==> flow/design.v <==
`timescale 1ns / 1ps
module main(
	input clk,
	input rst,
	input echo,
	input canal_serial_receptor,
	output canal_serial_transmisor,
	output servo1,
	output servo2,
	output servo3,
	output servo4,
	output servo5,
	output [7:0] leds,
	output trig,
	output [7:0] seg,
	output [3:0] an
    );	
		wire [8:0] distancia;
		wire [13:0] decimal;
		wire [7:0] ang_servo_1;
		wire [7:0] ang_servo_2;
		wire [7:0] ang_servo_3;
		wire [7:0] ang_servo_4;
		wire [7:0] ang_servo_5;
		assign leds = decimal[7:0];
		servo_pwm servo_pwm1 (
			.pos(ang_servo_1),  
			.clk(clk),
			.rst(rst),
			.servo_pulse(servo1)
		);
		servo_pwm servo_pwm2(
			.pos(ang_servo_2),  
			.clk(clk),
			.rst(rst),
			.servo_pulse(servo2)
		);
		servo_pwm servo_pwm3 (
			.pos(ang_servo_3),  
			.clk(clk),
			.rst(rst),
			.servo_pulse(servo3)
		);
		servo_pwm servo_pwm4 (
			.pos(ang_servo_4),  
			.clk(clk),
			.rst(rst),
			.servo_pulse(servo4)
		);
		servo_pwm servo_pwm5 (
			.pos(ang_servo_5),  
			.clk(clk),
			.rst(rst),
			.servo_pulse(servo5)
		);
		controlador_sensor_distancia controlador_sensor_distancia(
			.echo(echo),
			.clk(clk),
			.rst(rst),
			.distancia(distancia),
			.trig(trig)
		);
		controlador_etapa controlador_etapa(
			.distancia(distancia),
			.clk(clk),
			.rst(rst),
			.canal_serial_receptor(canal_serial_receptor),
			.decimal(decimal),
			.canal_serial_transmisor(canal_serial_transmisor),
			.ang_servo_1(ang_servo_1),
			.ang_servo_2(ang_servo_2),
			.ang_servo_3(ang_servo_3),
			.ang_servo_4(ang_servo_4),
			.ang_servo_5(ang_servo_5)
		);
		SevenSeg SevenSeg(
			.clk(clk),
			.rst(rst),
			.decimal({5'b00000, distancia}),
			.an(an),
			.seg(seg)
			);
endmodule
`timescale 1ns / 1ps
module servo_pwm(
  input [7:0] pos,
  input clk,  
  input rst,
  output reg servo_pulse
    );
  parameter ClkDiv = 195;     
  parameter init = 12'b000010001100;  
  reg [7:0] ClkCount;  
  reg ClkTick;
  reg [12:0] PulseCount;
  reg [11:0] count;
  always @(posedge clk) begin
	if (rst) ClkTick <= 0;
	else ClkTick <= (ClkCount==ClkDiv-2);
  end
  always @(posedge clk) begin
	if (rst) ClkCount <= 0;
	else if(ClkTick) ClkCount <= 0; else ClkCount <= ClkCount + 1;
  end
  always @(posedge clk) begin
	if (rst) PulseCount <= 0;
	else if(ClkTick) begin
		PulseCount <= PulseCount + 1;
		if (PulseCount == 5128) begin  
			PulseCount <= 0;
		end
	end
  end
  always @(*) count = init +  {4'b0000, pos} +  {4'b0000, pos} ;
  always @(posedge clk) begin
	if (rst) servo_pulse <= 0;
	else servo_pulse <= (PulseCount < count);
  end
endmodule
`timescale 1ns / 1ps
module controlador_sensor_distancia(
		input echo,
		input clk,
		input rst,
		output reg trig,
		output reg [18:0] distancia,
		output reg timeout,
		output reg [2:0] state,
		output [13:0] decimal
    );
	 parameter ENVIANDO_PULSO = 0, RECIBIENDO_PULSO = 1, ESPERANDO_PULSO = 2, EN_ESPERA = 3, DELAY= 4;
	 parameter tiempo10us = 500, TIMEOUT = 20000, TIEMPO_DELAY = 20000;
	 reg [35:0] contador_10us;
	 reg [35:0] contador_echo;
	 reg [35:0] contador_en_espera;
	 reg [18:0] distancia_temporal;
	 reg [30:0] contador_timeout;
	 reg [30:0] cont_delay;
	 reg [31:0] distancias_anteriores[4:0];
	 always @(posedge clk) begin : seq
		reg [18:0] distancia_v;
		reg  trig_v;
		distancia_v = distancia;
		trig_v = trig;
		if (rst) begin
			state = ENVIANDO_PULSO;
			contador_10us = 0;
			contador_echo = 0;
			contador_en_espera = 0;
			trig_v = 0;
			contador_timeout = 0;
			timeout = 0;
			distancia_v = 0;
			distancia_temporal = 0;
			cont_delay = 0;
			distancias_anteriores[0] = 0;
			distancias_anteriores[1] = 0;
			distancias_anteriores[2] = 0;
			distancias_anteriores[3] = 0;
			distancias_anteriores[4] = 0;
		end else if (state == ENVIANDO_PULSO) begin
			trig_v = 1;
			contador_10us = contador_10us + 1;
			if (contador_10us >= tiempo10us) begin
				trig_v = 0;
				contador_10us = 0;
				contador_timeout = 0;
				state = ESPERANDO_PULSO;
			end
		end else if (state == ESPERANDO_PULSO) begin
			contador_timeout = contador_timeout + 1;
			if (echo) begin
				state = RECIBIENDO_PULSO;
				contador_echo = 0;
			end else if (contador_timeout >= TIMEOUT) begin
				state = ENVIANDO_PULSO;
			end 
		end else if (state == RECIBIENDO_PULSO) begin
			contador_echo = contador_echo + 1;
			if (!echo) begin
				state = EN_ESPERA;
				contador_en_espera = 0;
			end
		end else if (state == EN_ESPERA) begin
			if(contador_en_espera < contador_echo) begin
				contador_en_espera = contador_en_espera + 2900;  
				distancia_temporal = distancia_temporal + 1;
			end
			else if (distancia_temporal < 35 && distancia_temporal >4) begin
				distancias_anteriores[0] = distancias_anteriores[1];
				distancias_anteriores[1] = distancias_anteriores[2];
				distancias_anteriores[2] = distancias_anteriores[3];
				distancias_anteriores[3] = distancias_anteriores[4];
				distancias_anteriores[4] = distancia_temporal - 1;
				if (distancias_anteriores[0] == distancias_anteriores[1] && 
					distancias_anteriores[1] == distancias_anteriores[2] && 
					distancias_anteriores[2] == distancias_anteriores[3] && 
					distancias_anteriores[3] == distancias_anteriores[4]) begin
					distancia_v = distancias_anteriores[4];
				end		
				distancia_temporal = 0;
				contador_echo = 0;
				contador_en_espera = 0;
				state = DELAY;
			end else begin
				distancia_temporal = 0;
				contador_echo = 0;
				contador_en_espera = 0;
				state = DELAY;
			end
		end
		else if (state == DELAY) begin
			if (cont_delay == TIEMPO_DELAY) begin
				state = ENVIANDO_PULSO;
				cont_delay = 0;
			end else cont_delay = cont_delay + 1;
		end
			distancia <= distancia_v;
		trig <= trig_v;
	end
	assign decimal = distancia;
endmodule
`timescale 1ns / 1ps
module controlador_etapa(
		input [8:0] distancia,  
		input clk,
		input rst,
		input canal_serial_receptor,
		output [13:0] decimal,
		output canal_serial_transmisor,
		output [7:0] ang_servo_1,
		output [7:0] ang_servo_2,
		output [7:0] ang_servo_3,
		output [7:0] ang_servo_4,
		output [7:0] ang_servo_5
    );
	 wire [7:0] recepcion_ang_2, recepcion_ang_3, recepcion_ang_4;
	 wire [8:0] distancia_para_mapear;
	 wire [7:0] distancia_mapeada;
	 assign distancia_para_mapear = (distancia >= 5) ?  distancia - 5: 0;
	 parameter x5cm = 0, z5cm = 110, x0cm = 0, z0cm = 0, y0cm = 0;
	 parameter xpunto = 127;
	 wire [7:0] ypunto;
	 parameter tiempo_espera = 1000;
	 parameter limite_distancia_superior = 14;
	 parameter limite_distancia_inferior = 4;
	 parameter BUSCANDO_SUBIENDO = 0, BUSCANDO_BAJANDO = 1, PESCANDO_OBJETO = 2, LEVANTANDO_OBJETO = 3,DEJANDO_OBJETO = 4, IDLE = 5;
	 reg [7:0] x, y, z;
	 reg [25:0] cont_x, cont_y;
	 reg [7:0] cont_angulo_y;
	 reg [25:0] cont_divider;
	 assign ang_servo_1 = cont_angulo_y;
	 assign ang_servo_2 = recepcion_ang_2;
	 assign ang_servo_3 = recepcion_ang_3;
	 assign ang_servo_4 = recepcion_ang_4;
	 assign ang_servo_5 = 128;
	 assign ypunto = cont_angulo_y > 128 ? 64 : 192;
	 wire tick_transmisor;
	 wire tick_receptor;
	 wire clk_div_transmisor;
	 wire clk_div_receptor;
	 reg [3:0] state;
	 assign decimal = state;
	 receptor_serial receptor_serial(
			.clk(clk),
			.rst(rst),
			.en(tick_receptor),
			.canal_serial(canal_serial_receptor),
			.angulo_servo_2(recepcion_ang_2),
			.angulo_servo_3(recepcion_ang_3),
			.angulo_servo_4(recepcion_ang_4)
		);
	transmisor_serial transmisor_serial(
		 .clk(clk),
		 .rst(rst),
		 .en(tick_transmisor),
		 .x(x),
		 .y(y),
		 .z(z),
		.canal_serial(canal_serial_transmisor)
    );
		clockDivider clockDivider_transmisor(
			.clock(clk),
			.rst(rst),
			.constante(16'd1000),
			.clk(clk_div_transmisor),
			.tick(tick_transmisor)
		);
		clockDivider clockDivider_receptor(
			.clock(clk),
			.rst(rst),
			.constante(16'd50),
			.clk(clk_div_receptor),
			.tick(tick_receptor)
		);
		ROM_mapeo_distancia ROM_mapeo_distancia(
			.distancia(distancia_para_mapear),
			.distancia_mapeada(distancia_mapeada)
		);
	 always @(posedge clk) begin : seq
		reg [7:0] x_v;
		reg [7:0] y_v;
		reg [7:0] z_v;
		reg [7:0] cont_angulo_y_v;
		reg [3:0] state_v;
		x_v = x;
		y_v = y;
		z_v = z;
		cont_angulo_y_v = cont_angulo_y;
		state_v = state;
		if (rst) begin
			x_v = 0;
			y_v = 0;
			z_v = 90;
			state_v = BUSCANDO_SUBIENDO;
			cont_divider = 0;
			cont_angulo_y_v = 0;
			cont_x = 0;
			cont_y = 0;
		end else
		case(state_v)
			BUSCANDO_SUBIENDO: begin
				cont_divider = cont_divider + 1;
				if (distancia <= limite_distancia_superior && distancia >= limite_distancia_inferior) begin
					state_v = PESCANDO_OBJETO;
					x_v = distancia_mapeada;
				end
				else if (cont_divider == tiempo_espera) begin
					cont_divider = 0;
					cont_angulo_y_v = cont_angulo_y_v + 1;
					if (cont_angulo_y_v == 255) state_v = BUSCANDO_BAJANDO;
				end
			end
			BUSCANDO_BAJANDO: begin
				cont_divider = cont_divider + 1;
				if (distancia <= limite_distancia_superior && distancia >= limite_distancia_inferior) begin
					state_v = PESCANDO_OBJETO;
					x_v = distancia_mapeada;
				end
				else if (cont_divider == tiempo_espera) begin
					cont_divider = 0;
					cont_angulo_y_v = cont_angulo_y_v - 1;
					if (cont_angulo_y_v == 0) state_v = BUSCANDO_SUBIENDO;
				end
			end
			PESCANDO_OBJETO: begin
				if (cont_x == tiempo_espera) begin
					cont_x = 0;
					if (x_v == distancia_mapeada) begin
						if (z_v == z0cm) begin
							state_v = LEVANTANDO_OBJETO;
						end else z_v = z_v - 1;
					end else x_v = x_v + 1;
				end else cont_x = cont_x + 1;
			end
			LEVANTANDO_OBJETO: begin
				if (cont_x == tiempo_espera) begin
					cont_x = 0;
					if (z_v == z5cm) begin
						if (x_v == x5cm) begin
							state_v = DEJANDO_OBJETO;
						end else x_v = x_v - 1;
					end else z_v = z_v + 1;
				end else cont_x = cont_x + 1;
			end
			DEJANDO_OBJETO: begin
				if (cont_x == tiempo_espera) begin
					if (x_v == xpunto) begin
						state_v = IDLE;
					end else if (x_v < xpunto) x_v = x_v + 1;
					else x_v = x_v -1;
				end else cont_x = cont_x + 1;
			end
			IDLE: begin
				if (cont_x == tiempo_espera) begin
					cont_x = 0;
					if (z_v == z5cm) begin
						if (x_v == x5cm) begin
							z_v = 90;
							state_v = BUSCANDO_SUBIENDO;
						end else x_v = x_v - 1;
					end else z_v = z_v + 1;
				end else cont_x = cont_x + 1;
			end
		endcase
		x <= x_v;
		y <= y_v;
		z <= z_v;
		cont_angulo_y <= cont_angulo_y_v;
		state <= state_v;
	end
endmodule
`timescale 1ns / 1ps
module receptor_serial(
		input clk,
		input rst,
		input en,
		input canal_serial,
		output reg [7:0] angulo_servo_1,
		output reg [7:0] angulo_servo_2,
		output reg [7:0] angulo_servo_3,
		output reg [7:0] angulo_servo_4,
		output reg [2:0] state
    );
	 reg [5:0] cont_data;
	 reg [6:0] cont_nivelacion;
	 reg [5:0] cont_50;
	 reg [1:0] cont_servo;
	 reg [31:0] data;
	 reg listo;
	 parameter STAND_BY = 3'b000, LEVELING_CLOCK = 3'b011, RECEIVING = 3'b001, HOLA = 3'b010;
	 parameter ciclo = 10;
	 parameter nivelacion = 14;
	 parameter num_datos = 8;
	 always @(posedge clk) begin : seq
		reg [7:0] angulo_servo_1_v;
		reg [7:0] angulo_servo_2_v;
		reg [7:0] angulo_servo_3_v;
		reg [7:0] angulo_servo_4_v;
		angulo_servo_1_v = angulo_servo_1;
		angulo_servo_2_v = angulo_servo_2;
		angulo_servo_3_v = angulo_servo_3;
		angulo_servo_4_v = angulo_servo_4;
	  if (rst) begin
		state = STAND_BY;
		cont_data = 0;
		cont_nivelacion = 1;
		cont_50 =ciclo;
		listo = 0;
		cont_servo =0;
		data = 0;
		angulo_servo_1_v = 0;
		angulo_servo_2_v = 0;
		angulo_servo_3_v = 0;
		angulo_servo_4_v = 0;
	  end else if (en) begin
		 if (listo) begin
			case(cont_servo)
				1: angulo_servo_1_v = data[7:0];
				2: angulo_servo_2_v = data[7:0];
				3: angulo_servo_3_v = data[7:0];
				0: angulo_servo_4_v = data[7:0];
			endcase
		 end
		 case(state)
			STAND_BY: begin
				if (!canal_serial) state = LEVELING_CLOCK;
			end
			LEVELING_CLOCK: begin
				if (cont_nivelacion == nivelacion) begin
					state = RECEIVING;
					cont_nivelacion = 1;
					cont_50 = ciclo;
				end else cont_nivelacion = cont_nivelacion + 1;
			end	
			RECEIVING: begin
				if (cont_50 == ciclo) begin
					cont_50 = 1;
					if (cont_data == num_datos) begin
						cont_servo = cont_servo + 1;
						state = STAND_BY;
						listo = 1;
						cont_data = 0;
					end else if (cont_data < num_datos) begin
						listo = 0;
						data[cont_data] = canal_serial;
						cont_data = cont_data + 1;
					end  
				end else cont_50 = cont_50 + 1;
			end
			HOLA: begin
				state = STAND_BY;
			end
		 endcase
	  end
		angulo_servo_1 <= angulo_servo_1_v;
		angulo_servo_2 <= angulo_servo_2_v;
		angulo_servo_3 <= angulo_servo_3_v;
		angulo_servo_4 <= angulo_servo_4_v;
	end
endmodule
`timescale 1ns / 1ps
module transmisor_serial(
		input clk,
		input rst,
		input en,  
		input [7:0] x,
		input [7:0] y,
		input [7:0] z,
		output reg canal_serial,
		output [13:0] decimal
    );
	 reg [5:0] cont_data;
	 reg [18:0] cont_delay;
	 reg state;
	 wire [29:0] data;
	 assign data = {1'b1,z,1'b0,1'b1,y,1'b0,1'b1,x,1'b0};
	 parameter IDLE = 1'b0, TR = 1'b1;
	 parameter DELAY_IDLE = 30;
	 always @(posedge clk) begin
		if (rst) begin
			state = TR;
			cont_data = 0;
			cont_delay = 0;
			canal_serial = 0;
		end else if (en) begin
		case(state)
			TR: begin
				canal_serial = data[cont_data];
				cont_data = cont_data + 1;
				if (cont_data ==30) begin
					cont_data = 0;
					state = IDLE;
				end
			end
			IDLE: begin
				canal_serial = 1;
				cont_delay = cont_delay + 1;
				if (cont_delay == DELAY_IDLE) begin  
					state = TR;
					cont_delay = 0;
				end
			end
		endcase
		end
	 end
	 assign decimal = cont_data;
endmodule
`timescale 1ns / 1ps
module clockDivider(
    input clock,
    input rst,
	 input [15:0] constante,
    output reg clk,
    output tick
    );
	reg [25:0] count;
	assign tick = (count == constante) && !clk;
	always @(posedge(clock)) begin
		if (rst) begin
			count <= 0;
			clk <= 0;
		end
		else if (count == constante) begin
			count <= 0;
			clk <= ~clk;
		end
		else begin
			count <= count + 1;
		end
	end
endmodule
`timescale 1ns / 1ps
`default_nettype none
module ROM_mapeo_distancia(distancia, distancia_mapeada);
input [8:0] distancia;
output reg [7:0] distancia_mapeada;
always @(*)
begin
	case (distancia)
		9'd0: distancia_mapeada = 0;
		9'd1: distancia_mapeada = 26;
		9'd2: distancia_mapeada = 51;
		9'd3: distancia_mapeada = 77;
		9'd4: distancia_mapeada = 102;
		9'd5: distancia_mapeada = 128;
		9'd6: distancia_mapeada = 153;
		9'd7: distancia_mapeada = 179;
		9'd8: distancia_mapeada = 204;
		9'd9: distancia_mapeada = 230;
		default: distancia_mapeada = 255;
	endcase
end
endmodule
`default_nettype wire
module SevenSeg(
		input clk,
		input rst,
		input [13:0] decimal,
		output [3:0] an,
		output [7:0] seg
    );
	 wire [15:0] bcd_out;
	 bcd decToBCD (
		.decimal(decimal),
		.bcd_out(bcd_out)
	 );
	 seven_seg BCDTo7Seg(
		.clk(clk),
		.rst(rst),
		.bcd_in(bcd_out),
		.seg(seg),
		.an(an)
	 );
endmodule
module bcd(
  decimal,
  bcd_out
);
  input 	 [13:0] decimal;
  output reg [15:0] bcd_out;
  reg [29:0] memreg;
  integer index;
  always @ (decimal) begin
    memreg [29:14] = 0;
    memreg [13:0] = decimal;
    for(index=0; index < 14; index = index+1)
      begin
        if(memreg[29:26] > 4) begin
          memreg[29:26] = memreg[29:26] + 3;
        end
        if(memreg[25:22] > 4) begin
          memreg[25:22] = memreg[25:22] + 3;
        end
        if(memreg[21:18] > 4) begin
          memreg[21:18] = memreg[21:18] + 3;
        end
        if(memreg[17:14] > 4) begin
          memreg[17:14] = memreg[17:14] + 3;
        end
        memreg = memreg << 1;
      end
    bcd_out = memreg[29:14];
  end
endmodule
module seven_seg(
	  clk,
	  rst,
	  bcd_in,
	  seg,
	  an
	);
  input 	[15:0]	bcd_in;
  input clk;
  input rst;
  output reg [7:0] seg;
  output [3:0] an;
	reg [15:0] disp_ctr;
	reg [6:0] sseg;
	reg [3:0] an_temp;
  	always @ (posedge(clk))
	begin
	  if (rst) begin
		disp_ctr = 0;
		an_temp = 4'b1111;
		sseg = 0;
		seg = 8'b11111111;
	  end else begin
		disp_ctr = disp_ctr + 1;
		if (disp_ctr >= 49999) begin
			an_temp = 4'b1110;
			sseg = bcd_in[3:0];
		end else if (disp_ctr <= 12499) begin
			an_temp = 4'b1101;
			sseg = bcd_in[7:4];
		end else if (disp_ctr <= 24999) begin
			an_temp = 4'b1011;
			sseg = bcd_in[11:8];
		end else if (disp_ctr <= 37499) begin
			an_temp = 4'b0111;
			sseg = bcd_in[15:12];
		end
		begin
		case(sseg)
			0:		seg = 8'b11000000;
			1:		seg = 8'b11111001;
			2:		seg = 8'b10100100;
			3:		seg = 8'b10110000;
			4:		seg = 8'b10011001;
			5:		seg = 8'b10010010;
			6:		seg = 8'b10000010;
			7:		seg = 8'b11111000;
			8:		seg = 8'b10000000;
			9:		seg = 8'b10011000;
			default:	seg = 8'b11111111;
		  endcase
		end
	  end
	end
	assign an = an_temp;
endmodule
* Step by step through the tools: main *
What the tools print for main, step after step.
Lines are those of the file above, counted from 1.
A cell with - has no value.

inputs
  top = main
  clock input = clk
  standard-cell library = sky130hd
  corner = tt_025C_1v80

* Word-level counts *
Source: Yosys, flattened and elaborated. Widths are those after wreduce. Print and check cells do not count.
Yosys's memory passes give these memory sizes; they may raise the number of words (mostly to a power of two), join words into wider ones and drop unused or constant bits.

storage and ports
  bits in registers = 674
  ROM bits = 240
  word width x clocked read ports = 7
  memories kept = 2
  input port bits = 4
  output and inout bits = 27
  cells after elaboration = 498

operators by class
  $add $sub $neg = 70
  order comparisons = 45
  equal/unequal tests = 83
  shifts and indexed selects = 3
  mux-type cells = 140
  bitwise logic cells = 16
  reductions and logical operators = 75

memory list
  name             depth  bits a word  read ports  write ports  line  RTL
  (no name shown)  16     8            1           0            560   case (distancia)
  (no name shown)  16     7            1           0            664   case(sseg)

operators with widths
  cell                                                                                   count
  36-bit 2-to-1 mux                                                                      10
  8-bit 2-to-1 mux                                                                       25
  4-bit 2-to-1 mux                                                                       37
  32-bit == test                                                                         4
  31-bit 2-to-1 mux                                                                      4
  26-bit by 1-bit adder with 26-bit output (second input constant)                       4
  26-bit 2-to-1 mux                                                                      4
  4-bit by 3-bit greater-than comparator with 1-bit output (second input constant)       22
  26-bit by 10-bit == test with 1-bit output (second input constant)                     3
  36-bit by 1-bit adder with 36-bit output (second input constant)                       2
  4-bit by 2-bit adder with 4-bit output (second input constant)                         18
  3-bit 2-to-1 mux                                                                       23
  13-bit by 1-bit adder with 13-bit output (second input constant)                       5
  13-bit == test (second input constant)                                                 5
  13-bit 2-to-1 mux                                                                      5
  8-bit by 1-bit adder with 8-bit output (second input constant)                         8
  31-bit by 1-bit adder with 31-bit output (second input constant)                       2
  19-bit 2-to-1 mux                                                                      3
  13-bit by 12-bit < comparator with 1-bit output                                        4
  26-bit parallel mux with 2-bit select                                                  1
  12-bit by 8-bit adder with 12-bit output                                               4
  8-bit == test (second input constant)                                                  6
  7-bit 2-to-1 mux                                                                       6
  19-bit by 1-bit adder with 19-bit output (second input constant)                       2
  36-bit by 12-bit adder with 36-bit output (second input constant)                      1
  36-bit < comparator                                                                    1
  36-bit by 9-bit greater-or-equal comparator with 1-bit output (second input constant)  1
  8-bit by 8-bit adder with 9-bit output (first input constant)                          4

Other operator kinds: 90; their cells: 218.

* Logic depth *
Longest topological path by Yosys (ltp), each cell counted once; first at word level (registers and memories cut), then after technology mapping (sequential cells cut; the memories' decode and read muxes count).

logic depth
  depth after elaboration = 24
  ABC_AREA = 0
  gate-level depth with buffers = 28
  depth with buffers taken out = 26

* After synthesis *
The flow's flattened synthesis, as Yosys stat reports it; memories are mapped. The netlist is that of the ABC_AREA named above (0 if unset); the other value can give another one.

mapped netlist
  standard cells after synthesis = 4,647
  synthesis area = 37,323.3 sq um
  area of sequential cells = 12,972.4 sq um
  flip-flop cells = 648
  buffers = 217

cells by type
  type                       count  area in all (sq um)
  sky130_fd_sc_hd__dfxtp_1   648    1.3E+04
  sky130_fd_sc_hd__nor2_1    690    2.59E+03
  sky130_fd_sc_hd__ha_1      182    2.28E+03
  sky130_fd_sc_hd__xnor2_1   234    2.05E+03
  sky130_fd_sc_hd__xor2_1    187    1.64E+03
  sky130_fd_sc_hd__nand2_1   365    1.37E+03
  sky130_fd_sc_hd__mux2i_1   118    1.18E+03
  sky130_fd_sc_hd__a21oi_1   234    1.17E+03
  sky130_fd_sc_hd__o21ai_0   210    1.05E+03
  sky130_fd_sc_hd__nand3_1   189    945.907
  sky130_fd_sc_hd__and3_1    122    763.232
  sky130_fd_sc_hd__nor3_1    142    710.682
  sky130_fd_sc_hd__nand4_1   105    656.88
  sky130_fd_sc_hd__clkbuf_1  172    645.619
  sky130_fd_sc_hd__inv_1     166    623.098
  sky130_fd_sc_hd__nor4_1    73     456.688
  sky130_fd_sc_hd__and2_1    71     444.176
  sky130_fd_sc_hd__or3_1     58     362.848

Not listed: further types 93, cells in them 681.
The figures by module come from a second, unflattened synthesis with its own total; it is not the netlist above.

unflattened totals
  cells (unflattened synthesis) = 5,035
  area total of the unflattened synthesis = 41,339.6 sq um

Each row is one instance without its submodules.

modules
  module                        times used  cells  area (sq um)  seq. area (sq um)
  controlador_sensor_distancia  1           1,834  15,175.8      5,805.6
  servo_pwm                     5           147    1,315.0       460.4
  controlador_etapa             1           772    5,795.6       1,581.5
  bcd                           1           499    3,473.3       0.0
  receptor_serial               1           336    3,050.4       1,281.2
  clockDivider                  2           155    1,357.6       540.5
  seven_seg                     1           289    2,382.3       680.7
  transmisor_serial             1           225    1,945.6       540.5
  ROM_mapeo_distancia           1           34     222.7         0.0
  main                          1           1      3.8           0.0
  SevenSeg                      1           0      0.0           0.0

* Worst setup path after synthesis *
OpenSTA on the mapped netlist: ideal clock, no wires. The path of least setup slack (recovery checks aside). Input and output delay are each 20% of the period. Register names are those of the netlist, which keeps one name where synthesis merged equal registers.

timing post-synthesis
  path kind = reg2reg
  start point = register controlador_sensor_distancia.distancia[6]
  end point = register SevenSeg.BCDTo7Seg.seg[3]
  period = 10.0 ns
  library setup time = 0.114 ns
  launch time at the first pin = 0.000 ns
  arrival = 5.202 ns
  data required time = 9.886 ns
  setup slack = 4.684 ns
  delay of the path = 5.316 ns
  stages on the path = 28
  path buffers = 2
  synthesis period reached = 5.316 ns

"delay of the path" = arrival - input delay + setup time.
"stages on the path" counts driving pins, that of a launching flip-flop among them; a cell with two outputs on the path counts twice.
"synthesis period reached" = period - worst setup slack (recovery checks aside). The figure is calculated, with input and output delays left at 20% of the set period.
The rows between start and end are the longest chain of elaborated cells between them; the timing report does not say that the signal goes this way. Where chains are equally long, one stands for them.
Each line given opens the expression or statement behind the cell; cells for indexed reads and writes are added by Yosys, which also makes memories of some case tables.
At most two assigning lines are given for a register; there are more.

on the way, post-synthesis
  cells stage by stage = sky130_fd_sc_hd__dfxtp_1 -> sky130_fd_sc_hd__inv_1 -> sky130_fd_sc_hd__ha_1 -> sky130_fd_sc_hd__inv_1 -> sky130_fd_sc_hd__ha_1 -> sky130_fd_sc_hd__or2_1 -> sky130_fd_sc_hd__buf_2 -> sky130_fd_sc_hd__a311oi_2 -> sky130_fd_sc_hd__nor3_4 -> sky130_fd_sc_hd__buf_6 -> sky130_fd_sc_hd__nand3_2 -> sky130_fd_sc_hd__a32oi_1 -> sky130_fd_sc_hd__nor2_1 -> sky130_fd_sc_hd__ha_1 -> sky130_fd_sc_hd__inv_1 -> sky130_fd_sc_hd__o21ai_0 -> sky130_fd_sc_hd__a211oi_1 -> sky130_fd_sc_hd__nor4b_4 -> sky130_fd_sc_hd__a32oi_2 -> sky130_fd_sc_hd__mux2i_2 -> sky130_fd_sc_hd__o21ai_0 -> sky130_fd_sc_hd__xnor2_1 -> sky130_fd_sc_hd__o2111a_1 -> sky130_fd_sc_hd__nor2_1 -> sky130_fd_sc_hd__inv_1 -> sky130_fd_sc_hd__ha_1 -> sky130_fd_sc_hd__or3_1 -> sky130_fd_sc_hd__a21bo_1
  length of the longest elaborated chain = 17
  elaborated cells on any way between the ends = 59
  source lines of those cells = 13
  classes of those cells = add/sub (18); compare (18); mux (23)

ends and longest elaborated chain, post-synthesis
  element                                                   line  RTL
  start: declaration                                        126   output reg [18:0] distancia,
  start: assignment                                         218   distancia <= distancia_v;
  4-bit by 2-bit adder with 4-bit output                    619   memreg[17:14] = memreg[17:14] + 3;
  4-bit 2-to-1 mux                                          618   if(memreg[17:14] > 4) begin
  4-bit by 3-bit greater-than comparator with 1-bit output  618
  4-bit 2-to-1 mux                                          618
  4-bit by 3-bit greater-than comparator with 1-bit output  618
  4-bit 2-to-1 mux                                          618
  4-bit by 2-bit adder with 4-bit output                    619
  (+3 left out)                                             -
  4-bit by 2-bit adder with 4-bit output                    613   memreg[25:22] = memreg[25:22] + 3;
  4-bit 2-to-1 mux                                          612   if(memreg[25:22] > 4) begin
  7-bit 2-to-1 mux                                          659   end else if (disp_ctr <= 37499) begin
  7-bit 2-to-1 mux                                          656   end else if (disp_ctr <= 24999) begin
  7-bit 2-to-1 mux                                          653   end else if (disp_ctr <= 12499) begin
  7-bit 2-to-1 mux                                          650   if (disp_ctr >= 49999) begin
  7-bit 2-to-1 mux                                          643   if (rst) begin
  end: assignment                                           665   0: seg = 8'b11000000;
  end: assignment                                           666   1: seg = 8'b11111001;
  end: declaration                                          636   output reg [7:0] seg;

* Timing after layout *
Path of least setup slack in the final report of flow run 1 (OpenROAD, finished layout, wires in). Where an end is a register, its clock arrival counts in the times.

timing post-layout
  path kind = reg2reg
  start point = register controlador_sensor_distancia.distancia[6]
  end point = register SevenSeg.BCDTo7Seg.seg[0]
  period = 5.95 ns
  library setup time = 0.14 ns
  launch time at the first pin = 0.66 ns
  arrival = 6.09 ns
  data required time = 6.47 ns
  setup slack = 0.38 ns
  stages on the path = 28
  path buffers = 1

The rows between start and end are the longest chain of elaborated cells between them; the timing report does not say that the signal goes this way. Where chains are equally long, one stands for them.
At most two assigning lines are given for a register; there are more.

on the way, post-layout
  cells stage by stage = sky130_fd_sc_hd__dfxtp_1 -> sky130_fd_sc_hd__inv_1 -> sky130_fd_sc_hd__ha_1 -> sky130_fd_sc_hd__inv_1 -> sky130_fd_sc_hd__ha_1 -> sky130_fd_sc_hd__or2_4 -> sky130_fd_sc_hd__a311oi_2 -> sky130_fd_sc_hd__nor3_4 -> sky130_fd_sc_hd__buf_4 -> sky130_fd_sc_hd__nand3_1 -> sky130_fd_sc_hd__a21oi_1 -> sky130_fd_sc_hd__nor2_1 -> sky130_fd_sc_hd__ha_1 -> sky130_fd_sc_hd__inv_1 -> sky130_fd_sc_hd__o21ai_0 -> sky130_fd_sc_hd__a211oi_2 -> sky130_fd_sc_hd__nor4b_4 -> sky130_fd_sc_hd__a32oi_2 -> sky130_fd_sc_hd__mux2i_2 -> sky130_fd_sc_hd__o21ai_0 -> sky130_fd_sc_hd__xnor2_1 -> sky130_fd_sc_hd__o2111a_1 -> sky130_fd_sc_hd__nor2_2 -> sky130_fd_sc_hd__inv_1 -> sky130_fd_sc_hd__ha_1 -> sky130_fd_sc_hd__or3_1 -> sky130_fd_sc_hd__o21ai_0 -> sky130_fd_sc_hd__a22oi_1
  length of the longest elaborated chain = 17
  elaborated cells on any way between the ends = 59
  source lines of those cells = 13
  classes of those cells = add/sub (18); compare (18); mux (23)

ends and longest elaborated chain, post-layout
  element                                                   line  RTL
  start: declaration                                        126   output reg [18:0] distancia,
  start: assignment                                         218   distancia <= distancia_v;
  4-bit by 2-bit adder with 4-bit output                    619   memreg[17:14] = memreg[17:14] + 3;
  4-bit 2-to-1 mux                                          618   if(memreg[17:14] > 4) begin
  4-bit by 3-bit greater-than comparator with 1-bit output  618
  4-bit 2-to-1 mux                                          618
  4-bit by 3-bit greater-than comparator with 1-bit output  618
  4-bit 2-to-1 mux                                          618
  4-bit by 2-bit adder with 4-bit output                    619
  (+3 left out)                                             -
  4-bit by 2-bit adder with 4-bit output                    613   memreg[25:22] = memreg[25:22] + 3;
  4-bit 2-to-1 mux                                          612   if(memreg[25:22] > 4) begin
  7-bit 2-to-1 mux                                          659   end else if (disp_ctr <= 37499) begin
  7-bit 2-to-1 mux                                          656   end else if (disp_ctr <= 24999) begin
  7-bit 2-to-1 mux                                          653   end else if (disp_ctr <= 12499) begin
  7-bit 2-to-1 mux                                          650   if (disp_ctr >= 49999) begin
  7-bit 2-to-1 mux                                          643   if (rst) begin
  end: assignment                                           665   0: seg = 8'b11000000;
  end: assignment                                           666   1: seg = 8'b11111001;
  end: declaration                                          636   output reg [7:0] seg;

Subject: main on sky130hd, stored results

Hello all,

3 stored runs of main in the flow (synthesis by Yosys, layout by OpenROAD, sky130hd cells), in arbitrary order. Constraints: input delay and output delay 20% of the set period each, output load 0.01 pF.
"clock period achieved" means the clock period less the worst setup slack. The figure is calculated, with input and output delays left at 20% of the set period.
"critical path time" = time allowed to the worst setup path (clock period - input delay - output delay, where it has them) - its slack; a late launch clock adds to it, a late capture clock takes from it.
"total power of the final layout": no workload was simulated; the value follows from the tool's default switching activity.
A setting shown as - is not set for that run.
Results: - = not shown.

name                                     flow run 1  flow run 2  flow run 3
CAP_MARGIN                               30          20          20
CELL_PAD_IN_SITES_GLOBAL_PLACEMENT       3           -           2
CORE_UTILIZATION                         24          40          55
CTS_CLUSTER_SIZE                         56          -           72
MAX_ROUTING_LAYER                        met4        -           met5
SLEW_MARGIN                              25          20          20
TNS_END_PERCENT                          85          -           100
period_ns                                5.95        7.49        10.0
CORE_MARGIN                              2           2           3
SETUP_SLACK_MARGIN                       -           1.71        -
ABC_AREA                                 -           -           1
CORE_ASPECT_RATIO                        -           -           0.55
CTS_CLUSTER_DIAMETER                     -           -           233
GPL_ROUTABILITY_DRIVEN                   -           -           0
GPL_TIMING_DRIVEN                        -           -           0
PLACE_DENSITY_LB_ADDON                   -           -           0.28
utilization of the finished layout (%)   27.6        44.7        -
area of the die (sq um)                  158,683.0   95,768.6    -
worst-case hold slack (ns)               0.454       0.450       -
sum of negative setup slack (ns)         0.000       0.000       -
synthesis area (sq um)                   37,323.3    37,323.3    -
clock period achieved (ns)               5.568       5.544       -
critical path time (ns)                  5.57        5.54        -
worst path kind                          reg2reg     reg2reg     -
standard-cell area after layout (sq um)  42,632.1    41,531.1    -
smallest setup slack (ns)                0.382       1.946       -
total power of the final layout (mW)     10.037      7.743       -

Flow run 3: no results, placement failed with FLW-0024

Thanks
